==> flow/design.v <==
module project_euler_17(
  input clk,
  input reset,
  output reg [3:0] ones_digit,
  output reg [3:0] tens_digit,
  output reg [3:0] hundreds_digit,
  output reg [15:0] letter_count,
  output reg done
);
  integer next_ones_digit;
  integer next_tens_digit;
  integer next_hundreds_digit;
  integer letters;
  always @(posedge clk or posedge reset)
  begin
    if (reset) begin
      ones_digit <= 0;
      tens_digit <= 0;
      hundreds_digit <= 0;
      letter_count <= 0;
      done <= 0;
    end
    else if (!done) begin
      next_ones_digit = 0;
      next_tens_digit = 0;
      next_hundreds_digit = 0;
      letters = 0;
      next_tens_digit[3:0] = tens_digit;
      next_hundreds_digit[3:0] = hundreds_digit;
      if (ones_digit == 9) begin
        next_ones_digit = 0;
        if (tens_digit == 9) begin
          next_tens_digit = 0;
          if (hundreds_digit == 9) begin
            next_hundreds_digit = 0;
            letters += 11;  
            done <= 1;
          end
          else
            next_hundreds_digit[3:0] = hundreds_digit + 1;
        end
        else
          next_tens_digit[3:0] = tens_digit + 1;
      end
      else
        next_ones_digit[3:0] = ones_digit + 1;
      if (next_tens_digit != 1) begin
        case (next_ones_digit)
          1: letters += 3;  
          2: letters += 3;  
          3: letters += 5;  
          4: letters += 4;  
          5: letters += 4;  
          6: letters += 3;  
          7: letters += 5;  
          8: letters += 5;  
          9: letters += 4;  
        endcase
        case (next_tens_digit)
          2: letters += 6;  
          3: letters += 6;  
          4: letters += 5;  
          5: letters += 5;  
          6: letters += 5;  
          7: letters += 7;  
          8: letters += 6;  
          9: letters += 6;  
        endcase
      end
      else begin
        case (next_ones_digit)
          0: letters += 3;  
          1: letters += 6;  
          2: letters += 6;  
          3: letters += 8;  
          4: letters += 8;  
          5: letters += 7;  
          6: letters += 7;  
          7: letters += 9;  
          8: letters += 8;  
          9: letters += 8;  
        endcase
      end
      case (next_hundreds_digit)
        1: letters += 10;  
        2: letters += 10;  
        3: letters += 12;  
        4: letters += 11;  
        5: letters += 11;  
        6: letters += 10;  
        7: letters += 12;  
        8: letters += 12;  
        9: letters += 11;  
      endcase
      if (next_hundreds_digit > 0 && ((next_ones_digit > 0) || (next_tens_digit > 0)))
        letters += 3;  
      ones_digit <= next_ones_digit[3:0];
      tens_digit <= next_tens_digit[3:0];
      hundreds_digit <= next_hundreds_digit[3:0];
      letter_count <= letter_count + letters[15:0];
    end
  end
endmodule
# Step by step through the tools: project_euler_17
# What the tools print for project_euler_17, step after step.
# Line numbers count from 1 in the design file above.
# Operators carry their Yosys type and port widths (W data, S select, Z words).
# Cell names lack the library's common part.
# A cell with -- has no value.
[design]
top = "project_euler_17"
clock_port = "clk"
cell_library = "sky130hd"
corner = "tt_025C_1v80"

# After elaboration
# Counts by Yosys on the flattened word-level netlist (proc, flatten, opt, wreduce; memories kept). Register bits leave out memories and registers merged into their read ports (data or address). Print and check cells are left out. Cells with the same type and inputs are merged into one.
[op_classes]
mux = 29
n_cmp = 3
reduce_logical = 14
n_addsub = 18
equal = 30
[op_table]
columns = ["cell", "count"]
rows = [
  ["$eq A32 B3 Y1 const B", 12],
  ["$eq A32 B2 Y1 const B", 6],
  ["$eq A32 B4 Y1 const B", 6],
  ["$pmux W16 S3", 3],
  ["$mux W16", 8],
  ["$add A16 B4 Y16 const B", 7],
  ["$gt A32 B1 Y1 const B", 3],
  ["$add A16 B5 Y16 const B", 5],
  ["$pmux W16 S5", 1],
  ["$eq A32 B1 Y1 const B", 2],
  ["$mux W32", 2],
  ["$mux W4", 10],
  ["$add A16 B3 Y16 const B", 2],
  ["$ne A32 B2 Y1 const B", 1],
  ["$logic_not A32 Y1", 1],
  ["$mux W28", 1],
  ["$reduce_or A3 Y1", 7],
  ["$add A16 B16 Y16", 1],
  ["$add A4 B1 Y4 const B", 3],
  ["$eq A4 B4 Y1 const B", 3],
  ["$reduce_or A4 Y1", 2],
  ["$reduce_or A2 Y1", 2],
  ["$mux W1", 4],
  ["$logic_and A1 B1 Y1", 1],
  ["$logic_or A1 B1 Y1", 1],
]
[word_totals]
in_bits = 2
wordCells = 99
register_bits = 29
output_inout_bits = 29

# Depth
# Depth = most cells in a row (Yosys ltp): at word level without a register or memory, in the mapped netlist without a sequential cell, where the memories' decode and read muxes count.
[depth]
ltp_word = 20
abc_area = 1
depth_mapped = 39
mapped_depth_nobuf = 38

# Mapped cells and area
# The flow's flattened synthesis, as Yosys stat reports it; memories are mapped. The netlist is that of the ABC_AREA named above (0 if unset); the other value can give another one.
# Totals and module areas in this step are rounded.
[synth_totals]
cell_count = 406
ffs = 29
sequential_area_um2 = 726
buf_cells = 7
synth_area_um2 = 2680
[types]
columns = ["type", "count", "type_area_um2"]
rows = [
  ["dfrtp_1", 29, 725.696],
  ["nand2_1", 122, 457.939],
  ["ha_1", 17, 212.704],
  ["inv_1", 49, 183.926],
  ["nand3_1", 30, 150.144],
  ["nor2_1", 39, 146.39],
  ["o21ai_0", 23, 115.11],
  ["nand4_1", 12, 75.072],
  ["xor2_1", 7, 61.309],
  ["a21oi_1", 12, 60.058],
  ["nand2_2", 9, 56.304],
  ["nor2_4", 5, 56.304],
  ["nand3_2", 5, 50.048],
  ["xnor2_1", 5, 43.792],
  ["fa_1", 2, 40.038],
  ["inv_2", 9, 33.782],
  ["nor2_2", 5, 31.28],
  ["nand2_4", 2, 22.522],
]
# Other cell types: 16; their cells: 24.

# Path before layout
# Source: OpenSTA report_checks on the synthesized netlist (no wires, ideal clock, input and output delay 20% of the period each), path of least setup slack; recovery checks are left aside. Register names are those of the netlist, which keeps one name where synthesis merged equal registers.
[synth_path]
path_type = "reg2reg"
startpoint = "register ones_digit[2]"
endpoint = "register letter_count[14]"
launch_ps = 0
t_arrival_ps = 4789
delay_ps = 4868
path_slack_ps = 5132
n_path_buf = 0
required_ps = 9921
driving_pins = 35
clock_period_ps = 10000
setup_time_ps = 79
synth_period_reached_ps = 4868
# "delay_ps" is the arrival time less input delay plus setup time.
# "driving_pins" counts driving pins, that of a launching flip-flop among them; a cell with two outputs on the path counts twice.
# "synth_period_reached_ps" is the clock period less the worst setup slack; recovery checks do not enter. This is arithmetic on one report: input and output delays are still those of the set period (20% each).
# The rows between start and end are the longest chain of elaborated cells between them; the timing report does not say that the signal goes this way. Where chains are equally long, one stands for them.
# Each line given opens the expression or statement behind the cell; cells for indexed reads and writes are added by Yosys, which also makes memories of some case tables.
[synth_via]
path_cell_list = "dfrtp_1 -> inv_2 -> nand2_1 -> nor2_4 -> nand3_1 -> nand2_1 -> inv_1 -> nor3_1 -> fa_1 -> a21oi_1 -> nand3_1 -> nand2_1 -> ha_1 -> a21oi_1 -> inv_1 -> nand3_2 -> inv_2 -> ha_1 -> nor2_1 -> nand3_1 -> nand2_1 -> inv_1 -> ha_1 -> nand2_1 -> nand2_1 -> a21oi_1 -> nor2_1 -> nor2_1 -> o21bai_1 -> nand2_1 -> nand2_1 -> a21oi_1 -> nor3b_1 -> nor3b_1 -> xor2_1"
elab_chain_len = 19
cone_cells = 80
classes_between = "16 x add/sub; 3 x compare; 28 x eq/ne; 19 x mux; 14 x reduce/logical"
[synth_rtl]
columns = ["item", "line", "rtl"]
rows = [
  ["from (decl)", 4, "output reg [3:0] ones_digit,"],
  ["from (assign)", 17, "ones_digit <= 0;"],
  ["from (assign)", 97, "ones_digit <= next_ones_digit[3:0];"],
  ["$add A4 B1 Y4", 46, "next_ones_digit[3:0] = ones_digit + 1;"],
  ["$mux W4", 30, "if (ones_digit == 9) begin"],
  ["$mux W4", 23, "else if (!done) begin"],
  ["$eq A32 B4 Y1", 48, "case (next_ones_digit)"],
  ["$reduce_or A3 Y1", "--", ""],
  ["$pmux W16 S3", 48, ""],
  ["$mux W16", 47, "if (next_tens_digit != 1) begin"],
  ["[... 5 more ...]", "--", ""],
  ["$add A16 B5 Y16", 93, "9: letters += 11;"],
  ["$pmux W16 S3", 84, "case (next_hundreds_digit)"],
  ["$mux W16", 23, ""],
  ["$add A16 B3 Y16", 96, "letters += 3;"],
  ["$mux W16", 95, "if (next_hundreds_digit > 0 && ((next_ones_digit > 0) || (next_tens_digit > 0)))"],
  ["$mux W16", 23, ""],
  ["$add A16 B16 Y16", 100, "letter_count <= letter_count + letters[15:0];"],
  ["to (assign)", 20, "letter_count <= 0;"],
  ["to (assign)", 100, ""],
  ["to (decl)", 7, "output reg [15:0] letter_count,"],
]

# Worst path after layout
# Path of least setup slack in the final report of entry B (OpenROAD, finished layout, wires in). Where an end is a register, its clock arrival counts in the times.
# The path's times are printed in steps of 10 ps; the period is the one set.
[layout_path]
path_type = "reg2reg"
startpoint = "register ones_digit[2]"
endpoint = "register letter_count[14]"
launch_ps = 300
setup_time_ps = 70
required_ps = 9790
n_path_buf = 0
driving_pins = 35
t_arrival_ps = 5960
path_slack_ps = 3830
clock_period_ps = 9580
# The rows between start and end are the longest chain of elaborated cells between them; the timing report does not say that the signal goes this way. Where chains are equally long, one stands for them.
[layout_via]
path_cell_list = "dfrtp_1 -> inv_2 -> nand2_1 -> nor2_4 -> nand3_1 -> nand2_1 -> inv_1 -> nor3_1 -> fa_1 -> a21oi_1 -> nand3_1 -> nand2_1 -> ha_1 -> a21oi_1 -> inv_1 -> nand3_2 -> inv_2 -> ha_1 -> nor2_1 -> nand3_1 -> nand2_1 -> inv_1 -> ha_1 -> nand2_1 -> nand2_1 -> a21oi_1 -> nor2_1 -> nor2_1 -> o21bai_1 -> nand2_1 -> nand2_1 -> a21oi_1 -> nor3b_1 -> nor3b_1 -> xor2_1"
elab_chain_len = 19
cone_cells = 80
classes_between = "16 x add/sub; 3 x compare; 28 x eq/ne; 19 x mux; 14 x reduce/logical"
[layout_rtl]
columns = ["item", "line", "rtl"]
rows = [
  ["from (decl)", 4, "output reg [3:0] ones_digit,"],
  ["from (assign)", 17, "ones_digit <= 0;"],
  ["from (assign)", 97, "ones_digit <= next_ones_digit[3:0];"],
  ["$add A4 B1 Y4", 46, "next_ones_digit[3:0] = ones_digit + 1;"],
  ["$mux W4", 30, "if (ones_digit == 9) begin"],
  ["$mux W4", 23, "else if (!done) begin"],
  ["$eq A32 B4 Y1", 48, "case (next_ones_digit)"],
  ["$reduce_or A3 Y1", "--", ""],
  ["$pmux W16 S3", 48, ""],
  ["$mux W16", 47, "if (next_tens_digit != 1) begin"],
  ["[... 5 more ...]", "--", ""],
  ["$add A16 B5 Y16", 93, "9: letters += 11;"],
  ["$pmux W16 S3", 84, "case (next_hundreds_digit)"],
  ["$mux W16", 23, ""],
  ["$add A16 B3 Y16", 96, "letters += 3;"],
  ["$mux W16", 95, "if (next_hundreds_digit > 0 && ((next_ones_digit > 0) || (next_tens_digit > 0)))"],
  ["$mux W16", 23, ""],
  ["$add A16 B16 Y16", 100, "letter_count <= letter_count + letters[15:0];"],
  ["to (assign)", 20, "letter_count <= 0;"],
  ["to (assign)", 100, ""],
  ["to (decl)", 7, "output reg [15:0] letter_count,"],
]

# Measured results for project_euler_17: 5 stored runs of the Yosys and OpenROAD flow on sky130hd. The settings differ; the order carries no meaning. The constraints put input and output delay at 20% of the set period each and load the outputs with 0.01 pF.
# "achieved_clock_period_ps" means the clock period less the worst setup slack. The figure is calculated, with input and output delays left at 20% of the set period.
# By "worst_setup_path_time_ps" is meant the share of the clock period that the worst setup path is allowed (20% is reserved at inputs, 20% at outputs), minus its slack. Clock arrival times at its registers enter into it.
# "total_power_mw" is the tool's figure for a default switching activity; nothing was simulated.
# "worst_setup_path_time_ps" is known to 10 ps.
# The measured numbers are rounded.

[[run]]
name = "entry A"
[run.settings]
ABC_AREA = 1
CORE_ASPECT_RATIO = 1.31
CORE_UTILIZATION = 66
MAX_ROUTING_LAYER = "met5"
PLACE_DENSITY = 0.85
SETUP_SLACK_MARGIN = 0.68
SLEW_MARGIN = 10
period_ns = 5.2
CAP_MARGIN = 20
CORE_MARGIN = 2
[run.results]
outcome = "incomplete, routing halted on DPL-0038"

[[run]]
name = "entry B"
[run.settings]
ABC_AREA = 1
CAP_MARGIN = 0
CELL_PAD_IN_SITES_DETAIL_PLACEMENT = 0
CELL_PAD_IN_SITES_GLOBAL_PLACEMENT = 2
CORE_ASPECT_RATIO = 1.03
CORE_UTILIZATION = 43
CTS_CLUSTER_DIAMETER = 28
CTS_CLUSTER_SIZE = 36
GPL_ROUTABILITY_DRIVEN = 1
GPL_TIMING_DRIVEN = 0
HOLD_SLACK_MARGIN = 0.03
MAX_ROUTING_LAYER = "met5"
MIN_ROUTING_LAYER = "met2"
PLACE_DENSITY_LB_ADDON = 0.08
SETUP_SLACK_MARGIN = 1.6
SLEW_MARGIN = 0
period_ns = 9.58
CORE_MARGIN = 2
[run.results]
post_synth_area_um2 = 2680
design.die.area_um2 = 6880
final_stdcell_area_um2 = 3220
fin_util_frac = 0.528
fin_ws_ps = 3830
final_setup_tns_ps = 0
holdWs_ps = 489
total_power_mw = 0.404
achieved_clock_period_ps = 5746
worst_setup_path_time_ps = 5750
critical_path_type = "reg2reg"

[[run]]
name = "entry C"
[run.settings]
period_ns = 3.97
CAP_MARGIN = 20
CORE_MARGIN = 2
CORE_UTILIZATION = 40
SLEW_MARGIN = 20
[run.results]
post_synth_area_um2 = 2910
design.die.area_um2 = 7970
final_stdcell_area_um2 = 4380
fin_util_frac = 0.613
fin_ws_ps = -1440
final_setup_tns_ps = -17200
holdWs_ps = 469
total_power_mw = 0.933
achieved_clock_period_ps = 5412
worst_setup_path_time_ps = 5410
critical_path_type = "reg2reg"

[[run]]
name = "entry D"
[run.settings]
period_ns = 10.0
CAP_MARGIN = 20
CORE_MARGIN = 2
CORE_UTILIZATION = 40
SLEW_MARGIN = 20
[run.results]
post_synth_area_um2 = 2910
design.die.area_um2 = 7970
final_stdcell_area_um2 = 3350
fin_util_frac = 0.47
fin_ws_ps = 3180
final_setup_tns_ps = 0
holdWs_ps = 489
total_power_mw = 0.376
achieved_clock_period_ps = 6822
worst_setup_path_time_ps = 6820
critical_path_type = "reg2reg"

[[run]]
name = "entry E"
[run.settings]
ABC_AREA = 0
CAP_MARGIN = 0
CELL_PAD_IN_SITES_DETAIL_PLACEMENT = 0
CELL_PAD_IN_SITES_GLOBAL_PLACEMENT = 2
CORE_ASPECT_RATIO = 1.03
CORE_UTILIZATION = 43
CTS_CLUSTER_DIAMETER = 28
CTS_CLUSTER_SIZE = 36
GPL_ROUTABILITY_DRIVEN = 1
GPL_TIMING_DRIVEN = 1
HOLD_SLACK_MARGIN = 0.03
MAX_ROUTING_LAYER = "met5"
MIN_ROUTING_LAYER = "met2"
PLACE_DENSITY_LB_ADDON = 0.08
SLEW_MARGIN = 0
period_ns = 9.58
CORE_MARGIN = 2
[run.results]
post_synth_area_um2 = 2910
design.die.area_um2 = 7440
final_stdcell_area_um2 = 3340
fin_util_frac = 0.508
fin_ws_ps = 2690
final_setup_tns_ps = 0
holdWs_ps = 493
total_power_mw = 0.402
achieved_clock_period_ps = 6886
worst_setup_path_time_ps = 6890
critical_path_type = "reg2reg"
